==> flow/design.v <==
`timescale 1ns/1ns
module alu(
    input [3:0] op,
    input [WIDTH-1:0] a,
    input [WIDTH-1:0] b,
    output reg [WIDTH-1:0] result,
    input [3:0] cc_in,
    output logic [3:0] cc_out
);
parameter WIDTH = 16;
wire a_neg = a[WIDTH-1];
wire b_neg = b[WIDTH-1];
wire result_neg = result[WIDTH-1];
wire [WIDTH-1:0] carry_in = { 15'b0, cc_in[1] };
typedef enum logic [1:0] {
    CC_WB_NONE,
    CC_WB_NZCV,
    CC_WB_NZ
} cc_wb_type;
cc_wb_type cc_wb;
always_comb begin
    cc_out = cc_in;
    cc_wb = CC_WB_NONE;
    case (op)
          4'b0000: begin
            result = a + b;
        end
          4'b0001: begin
            cc_wb = CC_WB_NZCV;
            result = a + b + carry_in;
        end
          4'b0010: begin
            cc_wb = CC_WB_NZCV;
            result = a + b + carry_in;
        end
          4'b0011: begin
            cc_wb = CC_WB_NZCV;
            result = a - b;
        end
          4'b0100: begin
            cc_wb = CC_WB_NZCV;
            result = a - b - carry_in;
        end
          4'b0101: begin
            cc_wb = CC_WB_NZ;
            result = a & b;
        end
          4'b0110: begin
            cc_wb = CC_WB_NZ;
            result = a | b;
        end
          4'b0111: begin
            cc_wb = CC_WB_NZ;
            result = a ^ b;
        end
          4'b1000: begin
            cc_wb = CC_WB_NZ;
            result = a << b;
        end
          4'b1001: begin
            cc_wb = CC_WB_NZ;
            result = a >> b;
        end
          4'b1010: begin
            cc_wb = CC_WB_NZ;
            result = $signed(a) >>> b;  
        end
          4'b1011: begin
            cc_wb = CC_WB_NZ;
            result = ($signed(a) >>> b) | (a << (WIDTH-b));  
        end
          4'b1100: result = a + b;
          4'b1101: result = a + b;
                  default: result = 16'bX;
    endcase
    if (cc_wb == CC_WB_NZ || cc_wb == CC_WB_NZCV) begin
        cc_out[3] = result_neg;
        cc_out[2] = result == 16'b0;
    end
    if (cc_wb == CC_WB_NZCV) begin
        cc_out[1] = (a_neg & b_neg) ||  
            ((a_neg ^ b_neg) && !result_neg);  
        cc_out[0] = !(a_neg ^ b_neg) && (a_neg ^ result_neg);
    end
end
endmodule
`timescale 1ns/1ns
module regfile(
    input clk,
    input rst,
    input [RADDRWIDTH-1:0] raddr_a,
    output logic [REGWIDTH-1:0] rdata_a,
    input [RADDRWIDTH-1:0] raddr_b,
    output logic [REGWIDTH-1:0] rdata_b,
    input [RADDRWIDTH-1:0] raddr_c,
    output logic [REGWIDTH-1:0] rdata_c,
    input we,
    input [RADDRWIDTH-1:0] waddr,
    input [REGWIDTH-1:0] wdata
);
parameter RADDRWIDTH = 3;
parameter REGWIDTH = 16;
reg [REGWIDTH-1:0] r[2**RADDRWIDTH-1:1];
always_comb begin
    if (raddr_a != 0)
        rdata_a = r[raddr_a];
    else
        rdata_a = 0;
    if (raddr_b != 0)
        rdata_b = r[raddr_b];
    else
        rdata_b = 0;
    if (raddr_c != 0)
        rdata_c = r[raddr_c];
    else
        rdata_c = 0;
end
always_ff @(posedge clk) begin
    if (rst) begin
        for (int i = 1; i < 2**RADDRWIDTH; i++)
            r[i] <= 0;
    end else begin
        if (we && waddr != 0) begin
            r[waddr] <= wdata;
        end
    end
end
endmodule
`timescale 1ns/1ns
module cpu(
    input clk,
    input rst,
    output [IADDRWIDTH-1:0] addr,
    input  [DWIDTH-1:0] rdata,
    output logic [DWIDTH-1:0] wdata,
    output re,
    output we
);
localparam IADDRWIDTH = 16;
localparam IWIDTH = 16;
localparam DADDRWIDTH = 16;
localparam DWIDTH = 16;
logic ifetch_active;
logic load_active;
logic store_active;
logic [IADDRWIDTH-1:0] ifetch_address;
logic [IADDRWIDTH-1:0] load_store_address;
assign addr = (load_active || store_active) ? load_store_address :
                ifetch_active ? ifetch_address : 16'dX;
wire ifetch_bus_cycle = ifetch_active && !(load_active || store_active);
assign re = ifetch_active || load_active;
assign we = store_active;
reg [IADDRWIDTH-1:0] pc;
logic [IADDRWIDTH-1:0] s1_ifetch;
logic [IADDRWIDTH-1:0] pc_next;
logic s1_ifetch_valid;
logic s2_to_s1_take_branch;
logic s2_to_s1_stall;
logic [IADDRWIDTH-1:0] s2_pc_next;
assign ifetch_address = pc_next;
always_comb begin
    if (rst) begin
        pc_next = 16'hffff;
        ifetch_active = 0;
    end else if (s2_to_s1_stall) begin
        pc_next = pc;
        ifetch_active = 1;
    end else begin
        pc_next = s2_to_s1_take_branch ? s2_pc_next : pc + 16'd1;  
        ifetch_active = 1;
    end
    s1_ifetch = rdata;  
end
always_ff @(posedge clk) begin
    pc <= pc_next;
    s1_ifetch_valid <= ifetch_bus_cycle;
end
reg [IADDRWIDTH-1:0] ir;
reg [15:0] mem_immediate;
logic [15:0] mem_immediate_next;
reg [15:0] reg_lr;
reg [15:0] reg_sp;
reg [3:0]  reg_cc;
logic [15:0] reg_lr_next;
logic [15:0] reg_sp_next;
logic [3:0]  reg_cc_next;
wire reg_cc_n = reg_cc[3];
wire reg_cc_z = reg_cc[2];
wire reg_cc_c = reg_cc[1];
wire reg_cc_v = reg_cc[0];
wire [4:0] op = ir[15:11];
wire [3:0] alu_op = ir[14:11];
wire [2:0] reg_d = ir[10:8];
wire [2:0] reg_a = ir[7:5];
wire [1:0] reg_b_addr_mode = ir[4:3];
wire [2:0] reg_b = ir[2:0];
wire [15:0] reg_b_imm = ir[3] ? { 12'b111111111111, ir[3:0] } : { 12'b0, ir[3:0] };
wire is_load = (op == 5'b01100);
wire is_store = (op == 5'b01101);
wire [3:0] branch_cc = ir[13:10];
wire [15:0] branch_short_offset = ir[9] ? { 6'b111111, ir[9:0] } : { 6'b0, ir[9:0] };
wire branch_link = ir[9];
wire branch_reg_special = ir[3];
wire [2:0] branch_reg = reg_b;
logic [15:0] reg_a_out;
logic [15:0] reg_b_out;
logic [15:0] reg_d_out;
logic [15:0] alu_a_in;
logic [15:0] alu_b_in;
logic [15:0] alu_result;
logic [3:0] alu_cc;
logic do_reg_writeback;
logic [15:0] writeback_result;
logic reg_d_special;
typedef enum logic [2:0] {
    DECODE,
    IR_IMMEDIATE,
    LS1,
    LS2,
    BRANCH_DELAY
} state_t;
state_t state;
state_t state_next;
always_comb begin
    state_next = state;
    mem_immediate_next = mem_immediate;
    reg_cc_next = reg_cc;
    reg_lr_next = reg_lr;
    reg_sp_next = reg_sp;
    reg_d_special = 1'bX;
    s2_pc_next = 16'bX;
    alu_a_in = 16'bX;
    alu_b_in = 16'bX;
    s2_to_s1_take_branch = 0;
    s2_to_s1_stall = 0;
    do_reg_writeback = 0;
    writeback_result = 16'bX;
    load_active = 0;
    store_active = 0;
    wdata = 16'bX;
    load_store_address = 16'bX;
    casez (op)
    5'b10???: begin  
        if (branch_cc != 4'b1111) begin
            case (state)
                DECODE: begin
                    s2_pc_next = pc + branch_short_offset;
                    case (branch_cc)
                          4'b0000: s2_to_s1_take_branch = reg_cc_z;
                          4'b0001: s2_to_s1_take_branch = !reg_cc_z;
                       4'b0010: s2_to_s1_take_branch = reg_cc_c;
                       4'b0011: s2_to_s1_take_branch = !reg_cc_c;
                          4'b0100: s2_to_s1_take_branch = reg_cc_n;
                          4'b0101: s2_to_s1_take_branch = !reg_cc_n;
                          4'b0110: s2_to_s1_take_branch = reg_cc_v;
                          4'b0111: s2_to_s1_take_branch = !reg_cc_v;
                          4'b1000: s2_to_s1_take_branch = reg_cc_v && !reg_cc_z;
                          4'b1001: s2_to_s1_take_branch = !reg_cc_v || reg_cc_z;
                          4'b1010: s2_to_s1_take_branch = reg_cc_n == reg_cc_v;
                          4'b1011: s2_to_s1_take_branch = reg_cc_n != reg_cc_v;
                          4'b1100: s2_to_s1_take_branch = !reg_cc_z && (reg_cc_n == reg_cc_v);
                          4'b1101: s2_to_s1_take_branch = reg_cc_z || (reg_cc_n != reg_cc_v);
                          4'b1110: s2_to_s1_take_branch = 1;
                          4'b1111: s2_to_s1_take_branch = 0;
                    endcase
                    if (s2_to_s1_take_branch) begin
                        state_next = BRANCH_DELAY;
                    end
                end
                BRANCH_DELAY: begin
                    state_next = DECODE;
                end
                default: ;
            endcase
        end else if (branch_reg_special | branch_reg != 0) begin
            case (state)
                DECODE: begin
                    if (branch_reg_special) begin
                        case (branch_reg)
                            3'd0: s2_pc_next = reg_lr;
                            3'd1: s2_pc_next = reg_sp;
                            default: s2_pc_next = pc;  
                        endcase
                    end else begin
                        s2_pc_next = reg_b_out;
                    end
                    s2_to_s1_take_branch = 1;
                    state_next = BRANCH_DELAY;
                    if (branch_link) begin
                       reg_lr_next = pc;
                    end
                end
                BRANCH_DELAY: begin
                    state_next = DECODE;
                end
                default: ;
            endcase
        end else begin
            case (state)
                DECODE: begin
                    state_next = IR_IMMEDIATE;
                    mem_immediate_next = s1_ifetch;
                end
                IR_IMMEDIATE: begin
                    s2_pc_next = pc + mem_immediate;
                    s2_to_s1_take_branch = 1;
                    state_next = BRANCH_DELAY;
                    if (branch_link) begin
                       reg_lr_next = pc;
                    end
                end
                BRANCH_DELAY: begin
                    state_next = DECODE;
                end
                default: ;
            endcase
        end
    end  
    5'b00???,
    5'b010??: begin  
        alu_a_in = reg_a_out;
        writeback_result = alu_result;
        casez (reg_b_addr_mode)
            2'b0?: begin  
                alu_b_in = reg_b_imm;
                do_reg_writeback = 1;
                reg_cc_next = alu_cc;
            end
            2'b10: begin  
                alu_b_in = reg_b_out;
                do_reg_writeback = 1;
                reg_cc_next = alu_cc;
            end
            2'b11: begin  
                if (ir[2]) begin
                    case (state)
                        DECODE: begin
                            state_next = IR_IMMEDIATE;
                            mem_immediate_next = s1_ifetch;
                        end
                        IR_IMMEDIATE: begin
                            state_next = DECODE;
                            alu_b_in = mem_immediate;
                        end
                        default: ;
                    endcase
                end else begin
                    alu_b_in = 16'd0;
                end
                if (state_next == DECODE) begin
                    do_reg_writeback = 1;
                    reg_cc_next = alu_cc;
                    if (ir[1]) begin
                        do_reg_writeback = 0;
                        case (reg_d)
                            3'd0: reg_lr_next = alu_result;
                            3'd1: reg_sp_next = alu_result;
                            default: ;  
                        endcase
                    end
                    if (ir[0]) begin
                        case (reg_a)
                            3'd0: alu_a_in = reg_lr;
                            3'd1: alu_a_in = reg_sp;
                            default: alu_a_in = 16'd0;  
                        endcase
                    end
                end
            end
        endcase
    end  
    5'b0110?: begin  
        alu_a_in = reg_a_out;
        reg_d_special = 0;
        casez (reg_b_addr_mode)
            2'b0?: begin  
                alu_b_in = reg_b_imm;
            end
            2'b10: begin  
                alu_b_in = reg_b_out;
            end
            2'b11: begin  
                if (ir[2]) begin
                    case (state)
                        DECODE: begin
                            state_next = IR_IMMEDIATE;
                            mem_immediate_next = s1_ifetch;
                        end
                        IR_IMMEDIATE: begin
                            state_next = DECODE;
                            alu_b_in = mem_immediate;
                        end
                        default: ;
                    endcase
                end else begin
                    alu_b_in = 16'd0;
                end
                if (ir[1]) begin
                    reg_d_special = 1;
                end
                if (ir[0]) begin
                    case (reg_a)
                        3'd0: alu_a_in = reg_lr;
                        3'd1: alu_a_in = reg_sp;
                        default: alu_a_in = 16'd0;  
                    endcase
                end
            end
        endcase
        if (is_load) begin
            if (state_next != IR_IMMEDIATE) begin
                case (state)
                    IR_IMMEDIATE, DECODE: begin
                        state_next = LS1;
                        load_store_address = alu_result;
                        load_active = 1;
                        s2_to_s1_stall = 1;
                    end
                    LS1: begin
                        state_next = LS2;
                        s2_to_s1_stall = 1;
                        if (reg_d_special) begin
                            case (reg_d)
                                3'd0: reg_lr_next = rdata;
                                3'd1: reg_sp_next = rdata;
                                3'd2: ;  
                                3'd3: reg_cc_next = rdata[3:0];
                                default: ;  
                            endcase
                        end else begin
                            writeback_result = rdata;
                            do_reg_writeback = 1;
                        end
                    end
                    LS2: begin
                        state_next = DECODE;
                    end
                    default: ;
                endcase
            end
        end else begin
            if (state_next != IR_IMMEDIATE) begin
                case (state)
                    IR_IMMEDIATE, DECODE: begin
                        state_next = LS1;
                        load_store_address = alu_result;
                        store_active = 1;
                        s2_to_s1_stall = 1;
                        if (reg_d_special) begin
                            case (reg_d)
                                3'd0: wdata = reg_lr;
                                3'd1: wdata = reg_sp;
                                3'd2: wdata = pc;
                                3'd3: wdata = { 12'd0, reg_cc };
                                default: wdata = 16'd0;  
                            endcase
                        end else begin
                            wdata = reg_d_out;
                        end
                    end
                    LS1: begin
                        state_next = LS2;
                        s2_to_s1_stall = 1;
                    end
                    LS2: begin
                        state_next = DECODE;
                    end
                    default: ;
                endcase
            end
            if (state_next == LS1) begin
            end
        end
    end
    5'b0111?: begin  
    end
    5'b11???: begin  
    end
    endcase
end
always_ff @(posedge clk) begin
    if (rst) begin
        ir <= 0;
        state <= DECODE;
        mem_immediate <= 0;
        reg_cc <= 0;
        reg_lr <= 0;
        reg_sp <= 0;
    end else begin
        if (state_next == DECODE) begin
            if (s1_ifetch_valid) begin
                ir <= s1_ifetch;
            end else begin
                ir <= 0;  
            end
        end
        state <= state_next;
        mem_immediate <= mem_immediate_next;
        reg_cc <= reg_cc_next;
        reg_lr <= reg_lr_next;
        reg_sp <= reg_sp_next;
    end
end
regfile regs(
    .clk(clk),
    .rst(rst),
    .raddr_a(reg_a),
    .rdata_a(reg_a_out),
    .raddr_b(reg_b),
    .rdata_b(reg_b_out),
    .raddr_c(reg_d),
    .rdata_c(reg_d_out),
    .we(do_reg_writeback),
    .waddr(reg_d),
    .wdata(writeback_result)
);
alu alu(
    .op(alu_op),
    .a(alu_a_in),
    .b(alu_b_in),
    .result(alu_result),
    .cc_in(reg_cc),
    .cc_out(alu_cc)
);
endmodule
--- tool output ---
* From RTL to reports: cpu *
Tool output for the design above before and after an edit, in the order of the flow.
"original" refers to lines of the RTL above, "edited" to lines of the edited file.
"change" is "edited" less "original", of the values as shown; "rel. change" is that difference over "original", in percent.
Operators carry their Yosys type and port widths (W data, S select, Z words).
Cell names lack the library's common part.
A cell with n/a has no value.

design
  design top = cpu
  clock = clk
  standard-cell library = sky130hd
  timing corner = tt_025C_1v80

* The edit *
Unified diff, file above to edited file.
The edit is scripted: it alters the design's behaviour and was not made to optimise anything.

begin of diff
@@ -502,17 +502,26 @@
     end
 end
+wire [15:0] reg_d_out_0, reg_d_out_1;
+wire [15:0] reg_b_out_0, reg_b_out_1;
+wire [15:0] reg_a_out_0, reg_a_out_1;
 regfile regs(
     .clk(clk),
     .rst(rst),
     .raddr_a(reg_a),
-    .rdata_a(reg_a_out),
+    .rdata_a(reg_a_out_0),
     .raddr_b(reg_b),
-    .rdata_b(reg_b_out),
+    .rdata_b(reg_b_out_0),
     .raddr_c(reg_d),
-    .rdata_c(reg_d_out),
+    .rdata_c(reg_d_out_0),
     .we(do_reg_writeback),
     .waddr(reg_d),
     .wdata(writeback_result)
 );
+regfile regs_b (.clk(clk), .rst(rst), .raddr_a(~reg_a), .rdata_a(reg_a_out_1), .raddr_b(reg_b),
+    .rdata_b(reg_b_out_1), .raddr_c(reg_d), .rdata_c(reg_d_out_1), .we(do_reg_writeback),
+    .waddr(reg_d), .wdata(writeback_result));
+assign reg_d_out = reg_d_out_0 ^ reg_d_out_1;
+assign reg_b_out = reg_b_out_0 ^ reg_b_out_1;
+assign reg_a_out = reg_a_out_0 ^ reg_a_out_1;
 alu alu(
     .op(alu_op),
end of diff

* Word-level counts *
Counts by Yosys on the flattened word-level netlist (proc, flatten, opt, wreduce; memories kept). Print and check cells are left out.
Memory sizes are those after Yosys's memory passes, which may raise the word count (mostly to a power of two), join words into wider ones and drop unused or constant bits.

operators by class
  element                     original  edited  change  rel. change (%)
  eq/ne operators             69        69      0       0.00
  bitwise operators           11        15      +4      +36.36
  add/sub/neg operators       8         8       0       0.00
  reduce/logical cells        49        50      +1      +2.04
  shifts and indexed selects  5         5       0       0.00
  multiplexer cells           148       155     +7      +4.73

operator list
  kind                  original  edited  change  rel. change (%)
  $mux W3               16        20      +4      +25.00
  $mux W16              65        68      +3      +4.62
  $xor A16 B16 Y16      1         4       +3      +300.00
  $reduce_bool A3 Y1    3         4       +1      +33.33
  $not A3 Y3            0         1       +1      n/a
  $mux W1               30        30      0       0.00
  $eq A4 B4 Y1 const B  14        14      0       0.00
  $eq A4 B3 Y1 const B  10        10      0       0.00
  $ne A2 B2 Y1 const B  10        10      0       0.00
  $pmux W16 S2          8         8       0       0.00
  $logic_not A1 Y1      7         7       0       0.00
  $ne A3 B3 Y1 const B  7         7       0       0.00
  $logic_and A1 B1 Y1   6         6       0       0.00
  $logic_not A3 Y1      6         6       0       0.00
  $logic_or A1 B1 Y1    6         6       0       0.00
  $mux W4               6         6       0       0.00
  $pmux W1 S2           6         6       0       0.00
  $eq A2 B2 Y1 const B  5         5       0       0.00
  $eq A3 B2 Y1 const B  5         5       0       0.00
  $pmux W3 S2           5         5       0       0.00
  $reduce_or A2 Y1      5         5       0       0.00
  $eq A3 B1 Y1 const B  4         4       0       0.00
  $eq A4 B2 Y1 const B  4         4       0       0.00
  $reduce_or A3 Y1      4         4       0       0.00
  $add A16 B16 Y16      3         3       0       0.00
  $not A1 Y1            3         3       0       0.00
  $eq A4 B1 Y1 const B  2         2       0       0.00
  $logic_not A4 Y1      2         2       0       0.00

Not every row of either side is listed.

storage and ports
  element                original  edited  change  rel. change (%)
  memories               1         2       +1      +100.00
  RAM bits               128       256     +128    +100.00
  word-level cells       299       312     +13     +4.35
  output and inout bits  34        34      0       0.00
  input bits             18        18      0       0.00
  register bits          88        88      0       0.00

* Depth *
Yosys ltp: most cells in a row. Word level: on the elaborated netlist, between registers, memories and ports. Mapped: between sequential cells and ports; inverters and the memories' decode and read muxes count.

depth
  element                        original  edited  change  rel. change (%)
  word-level depth               19        19      0       0.00
  ABC_AREA                       0         0       n/a     n/a
  gate-level depth with buffers  25        26      +1      +4.00

* Netlist *
The flow's flattened synthesis, as Yosys stat reports it; memories are mapped. The netlist is that of the ABC_AREA named above (0 if unset); the other value can give another one.

cells by type
  cell       original  edited  change  rel. change (%)
  nor2_1     350       406     +56     +16.00
  mux2i_1    190       137     -53     -27.89
  mux4_2     77        37      -40     -51.95
  o21ai_0    107       127     +20     +18.69
  nor3_1     80        63      -17     -21.25
  o22ai_1    40        23      -17     -42.50
  a21oi_1    151       166     +15     +9.93
  o211ai_1   33        48      +15     +45.45
  and3_1     12        26      +14     +116.67
  nand3b_1   6         20      +14     +233.33
  nand2b_1   26        39      +13     +50.00
  buf_2      21        33      +12     +57.14
  o2111ai_1  4         16      +12     +300.00
  a31oi_1    26        37      +11     +42.31
  a221oi_1   21        32      +11     +52.38
  o22a_1     11        1       -10     -90.91
  xnor2_1    42        50      +8      +19.05
  a22oi_1    25        32      +7      +28.00

Not every row of either side is listed.

mapped netlist
  element                          original   edited     change      rel. change (%)
  flip-flop cells                  229        223        -6          -2.62
  cells in the netlist             2534       2608       +74         +2.92
  cell area after synthesis (mm²)  0.0217258  0.0210564  -0.0006694  -3.08
  sequential area (mm²)            0.0058656  0.0057455  -0.0001201  -2.05
  buffers                          180        186        +6          +3.33

The figures by module come from a second, unflattened synthesis with its own total; it is not the netlist above.

second synthesis, totals
  element                                        original   edited    change      rel. change (%)
  cells (unflattened synthesis)                  2582       3263      +681        +26.37
  area total of the unflattened synthesis (mm²)  0.0215119  0.029497  +0.0079851  +37.12

Rows give one instance, submodules left out.

by module, original
  module   times used  area (mm²)  seq. area (mm²)  cells
  cpu      1           0.0082579   0.0018418        1144
  regfile  1           0.007257    0.0033632        569
  alu      1           0.005997    0                869

by module, edited
  module   times used  area (mm²)  seq. area (mm²)  cells
  regfile  2           0.007257    0.0033632        569
  cpu      1           0.0089861   0.0018418        1256
  alu      1           0.005997    0                869

* Worst setup path after synthesis *
OpenSTA on the mapped netlist: ideal clock, no wires. The path of least setup slack (recovery checks aside). Input and output delay are each 20% of the period. Register names are those of the netlist, which keeps one name where synthesis merged equal registers.

timing path after synthesis
  element                        original                   edited                     change  rel. change (%)
  path type                      flip-flop to output port   flip-flop to output port   n/a     n/a
  start                          register (name not given)  register (name not given)  n/a     n/a
  end                            output addr[15]            output addr[14]            n/a     n/a
  path buffers                   4                          3                          -1      -25.00
  stages                         25                         21                         -4      -16.00
  delay of the path (ns)         5.508                      5.395                      -0.113  -2.05
  output delay (ns)              2.000                      2.000                      0.000   0.00
  data required time (ns)        8.000                      8.000                      0.000   0.00
  clock period (ns)              10.0                       10.0                       0.0     0.00
  slack (ns)                     2.492                      2.605                      +0.113  n/a
  arrival time (ns)              5.508                      5.395                      -0.113  -2.05
  synthesis period reached (ns)  7.508                      7.395                      -0.113  -1.51

"delay of the path" = arrival - input delay + setup time.
At an output port there is no setup time.
"stages" counts driving pins, that of a launching flip-flop among them; a cell with two outputs on the path counts twice.
"synthesis period reached" = period - worst setup slack (recovery checks aside). The figure is calculated, with input and output delays left at 20% of the set period.

between the ends, after synthesis, original
  path through = dfxtp_1 > buf_6 > and2_1 > buf_6 > a22o_1 > nor3_2 > nor2_2 > inv_2 > buf_2 > clkbuf_1 > ha_1 > inv_1 > fa_1 > a21o_1 > a211o_1 > a211o_1 > a41oi_1 > xnor2_1 > a2111oi_0 > and4b_1 > xnor3_1 > nor2_1 > nor4_2 > nor2_1 > a21o_1

RTL lines, path after synthesis, original
  element    RTL line  RTL
  to (decl)  133       output [IADDRWIDTH-1:0] addr,

original: Chain of elaborated cells between the ends: none given.

between the ends, after synthesis, edited
  path through = dfxtp_1 > buf_6 > buf_4 > buf_4 > mux4_2 > a22oi_1 > xnor2_1 > o21ai_0 > ha_1 > fa_1 > nand2b_1 > a2111oi_0 > o41a_1 > o31ai_1 > or4_1 > a311o_1 > nor4b_1 > xnor2_1 > nor2_1 > nor4_1 > a22oi_1

RTL lines, path after synthesis, edited
  element    RTL line  RTL
  to (decl)  133       output [IADDRWIDTH-1:0] addr,

edited: Chain of elaborated cells between the ends: none given.

* Path in the finished layout *
Path of least setup slack in the final report of the runs of set A (OpenROAD, finished layout, wires in). Where an end is a register, its clock arrival counts in the times.

timing path after layout
  element                  original                   edited                    change  rel. change (%)
  path type                flip-flop to output port   flip-flop to output port  n/a     n/a
  start                    register (name not given)  register ir[5]            n/a     n/a
  end                      output addr[9]             output addr[8]            n/a     n/a
  stages                   20                         19                        -1      -5.00
  arrival time (ns)        7.55                       7.77                      +0.22   +2.91
  output delay (ns)        1.97                       1.97                      0.00    0.00
  data required time (ns)  7.89                       7.89                      0.00    0.00
  path buffers             2                          2                         0       0.00
  clock period (ns)        9.86                       9.86                      0.00    0.00
  slack (ns)               0.34                       0.12                      -0.22   n/a

The rows between start and end are the longest chain of elaborated cells between them; the timing report does not say that the signal goes this way. Where chains are equally long, one stands for them.
Each line given opens the expression or statement behind the cell; cells for indexed reads and writes are added by Yosys, which also makes memories of some case tables.
A memory read counts as a cell of the chain, while the word-level depth stops at memories.
A register here has more assigning lines than the two given.

between the ends, after layout, original
  path through = dfxtp_1 > buf_4 > mux4_2 > mux2i_1 > o22a_1 > inv_1 > ha_1 > inv_1 > a221oi_1 > o311ai_0 > nor3_1 > o211ai_1 > nor3_1 > xor2_1 > a221oi_1 > o2111ai_1 > o22ai_1 > nor2_1 > a21o_1 > clkdlybuf4s50_1

RTL lines, path after layout, original
  element    RTL line  RTL
  to (decl)  133       output [IADDRWIDTH-1:0] addr,

original: Chain of elaborated cells between the ends: none given.

between the ends, after layout, edited
  path through = dfxtp_4 > o31a_1 > buf_4 > a22o_1 > xnor2_1 > nor2_1 > nor2_1 > ha_1 > o21ai_0 > a21o_1 > a211oi_1 > nand3_1 > nor4b_1 > xnor2_1 > a221o_1 > a221oi_1 > o211ai_1 > mux2_2 > clkdlybuf4s50_1
  length of the longest elaborated chain = 15
  elaborated cells between the ends (all ways) = 42

RTL lines, path after layout, edited
  element           RTL line  RTL
  from (decl)       178       reg [IADDRWIDTH-1:0] ir;
  from (assign)     483       ir <= 0;
  from (assign)     492       ir <= s1_ifetch;
  $not A3 Y3        520       regfile regs_b (.clk(clk), .rst(rst), .raddr_a(~reg_a), .rdata_a(reg_a_out_1), .raddr_b(reg_b),
  $mem_v2 Z8 W16    103       reg [REGWIDTH-1:0] r[2**RADDRWIDTH-1:1];
  $mux W16          105       if (raddr_a != 0)
  $xor A16 B16 Y16  525       assign reg_a_out = reg_a_out_0 ^ reg_a_out_1;
  $mux W16          361       if (ir[0]) begin
  $mux W16          350       if (state_next == DECODE) begin
  $pmux W16 S2      323       casez (reg_b_addr_mode)
  $pmux W16 S2      242       casez (op)
  $sub A16 B16 Y16  42        result = a - b - carry_in;
  $sub A16 B1 Y16   42
  $pmux W16 S11     24        case (op)
  $mux W16          412       case (state)
  $mux W16          411       if (state_next != IR_IMMEDIATE) begin
  $mux W16          242
  $mux W16          148       assign addr = (load_active || store_active) ? load_store_address :
  to (decl)         133       output [IADDRWIDTH-1:0] addr,

* Measured runs *
Runs of the flow (Yosys, OpenROAD) on both versions; the two runs of a pair have the same settings. The constraints put input and output delay at 20% of the set period each and load the outputs with 0.01 pF.

flow settings, set A
  CORE_UTILIZATION = 40
  period_ns = 9.86
  CAP_MARGIN = 20
  CORE_MARGIN = 2
  SLEW_MARGIN = 20

final reports, set A
  element                                                  original   edited     change      rel. change (%)
  area of the standard cells in the finished layout (mm²)  0.0239818  0.0233086  -0.0006732  -2.81
  utilization (%)                                          44.7       44.5       -0.2        n/a
  cell area after synthesis (mm²)                          0.0217258  0.0210564  -0.0006694  -3.08
  summed negative setup slack (ns)                         0.000      0.000      0.000       n/a
  final worst hold slack (ns)                              0.512      0.529      +0.017      n/a
  setup slack of the worst path (ns)                       0.336      0.121      -0.215      n/a
  power (µW)                                               4665       4614       -51         -1.09
  period reached (ns)                                      9.524      9.739      +0.215      +2.26
  die outline area (mm²)                                   0.0561951  0.0544919  -0.0017032  -3.03

flow settings, set B
  CORE_ASPECT_RATIO = 0.6
  CORE_MARGIN = 3
  CORE_UTILIZATION = 45
  CTS_CLUSTER_DIAMETER = 101
  HOLD_SLACK_MARGIN = -0.1
  MAX_ROUTING_LAYER = met5
  PLACE_DENSITY_LB_ADDON = 0.25
  SETUP_SLACK_MARGIN = -1.16
  SLEW_MARGIN = 10
  period_ns = 12.0
  CAP_MARGIN = 20

final reports, set B
  element                                                  original   edited     change      rel. change (%)
  area of the standard cells in the finished layout (mm²)  0.023744   0.0230333  -0.0007107  -2.99
  utilization (%)                                          50.5       50.6       +0.1        n/a
  cell area after synthesis (mm²)                          0.0217258  0.0210564  -0.0006694  -3.08
  summed negative setup slack (ns)                         0.000      0.000      0.000       n/a
  final worst hold slack (ns)                              0.528      0.540      +0.012      n/a
  setup slack of the worst path (ns)                       0.921      1.408      +0.487      n/a
  power (µW)                                               3888       3853       -35         -0.90
  period reached (ns)                                      11.079     10.592     -0.487      -4.40
  die outline area (mm²)                                   0.051039   0.0495083  -0.0015307  -3.00

"period reached": clock period set for the run, less the worst setup slack. It is reckoned from that one timing run; input and output delays stay at 20% of the period that was set.
By "power" is meant OpenSTA's value without simulated activity: inputs other than the clock are taken to toggle once in ten clock periods, and the tool carries that through the logic.
--- end ---
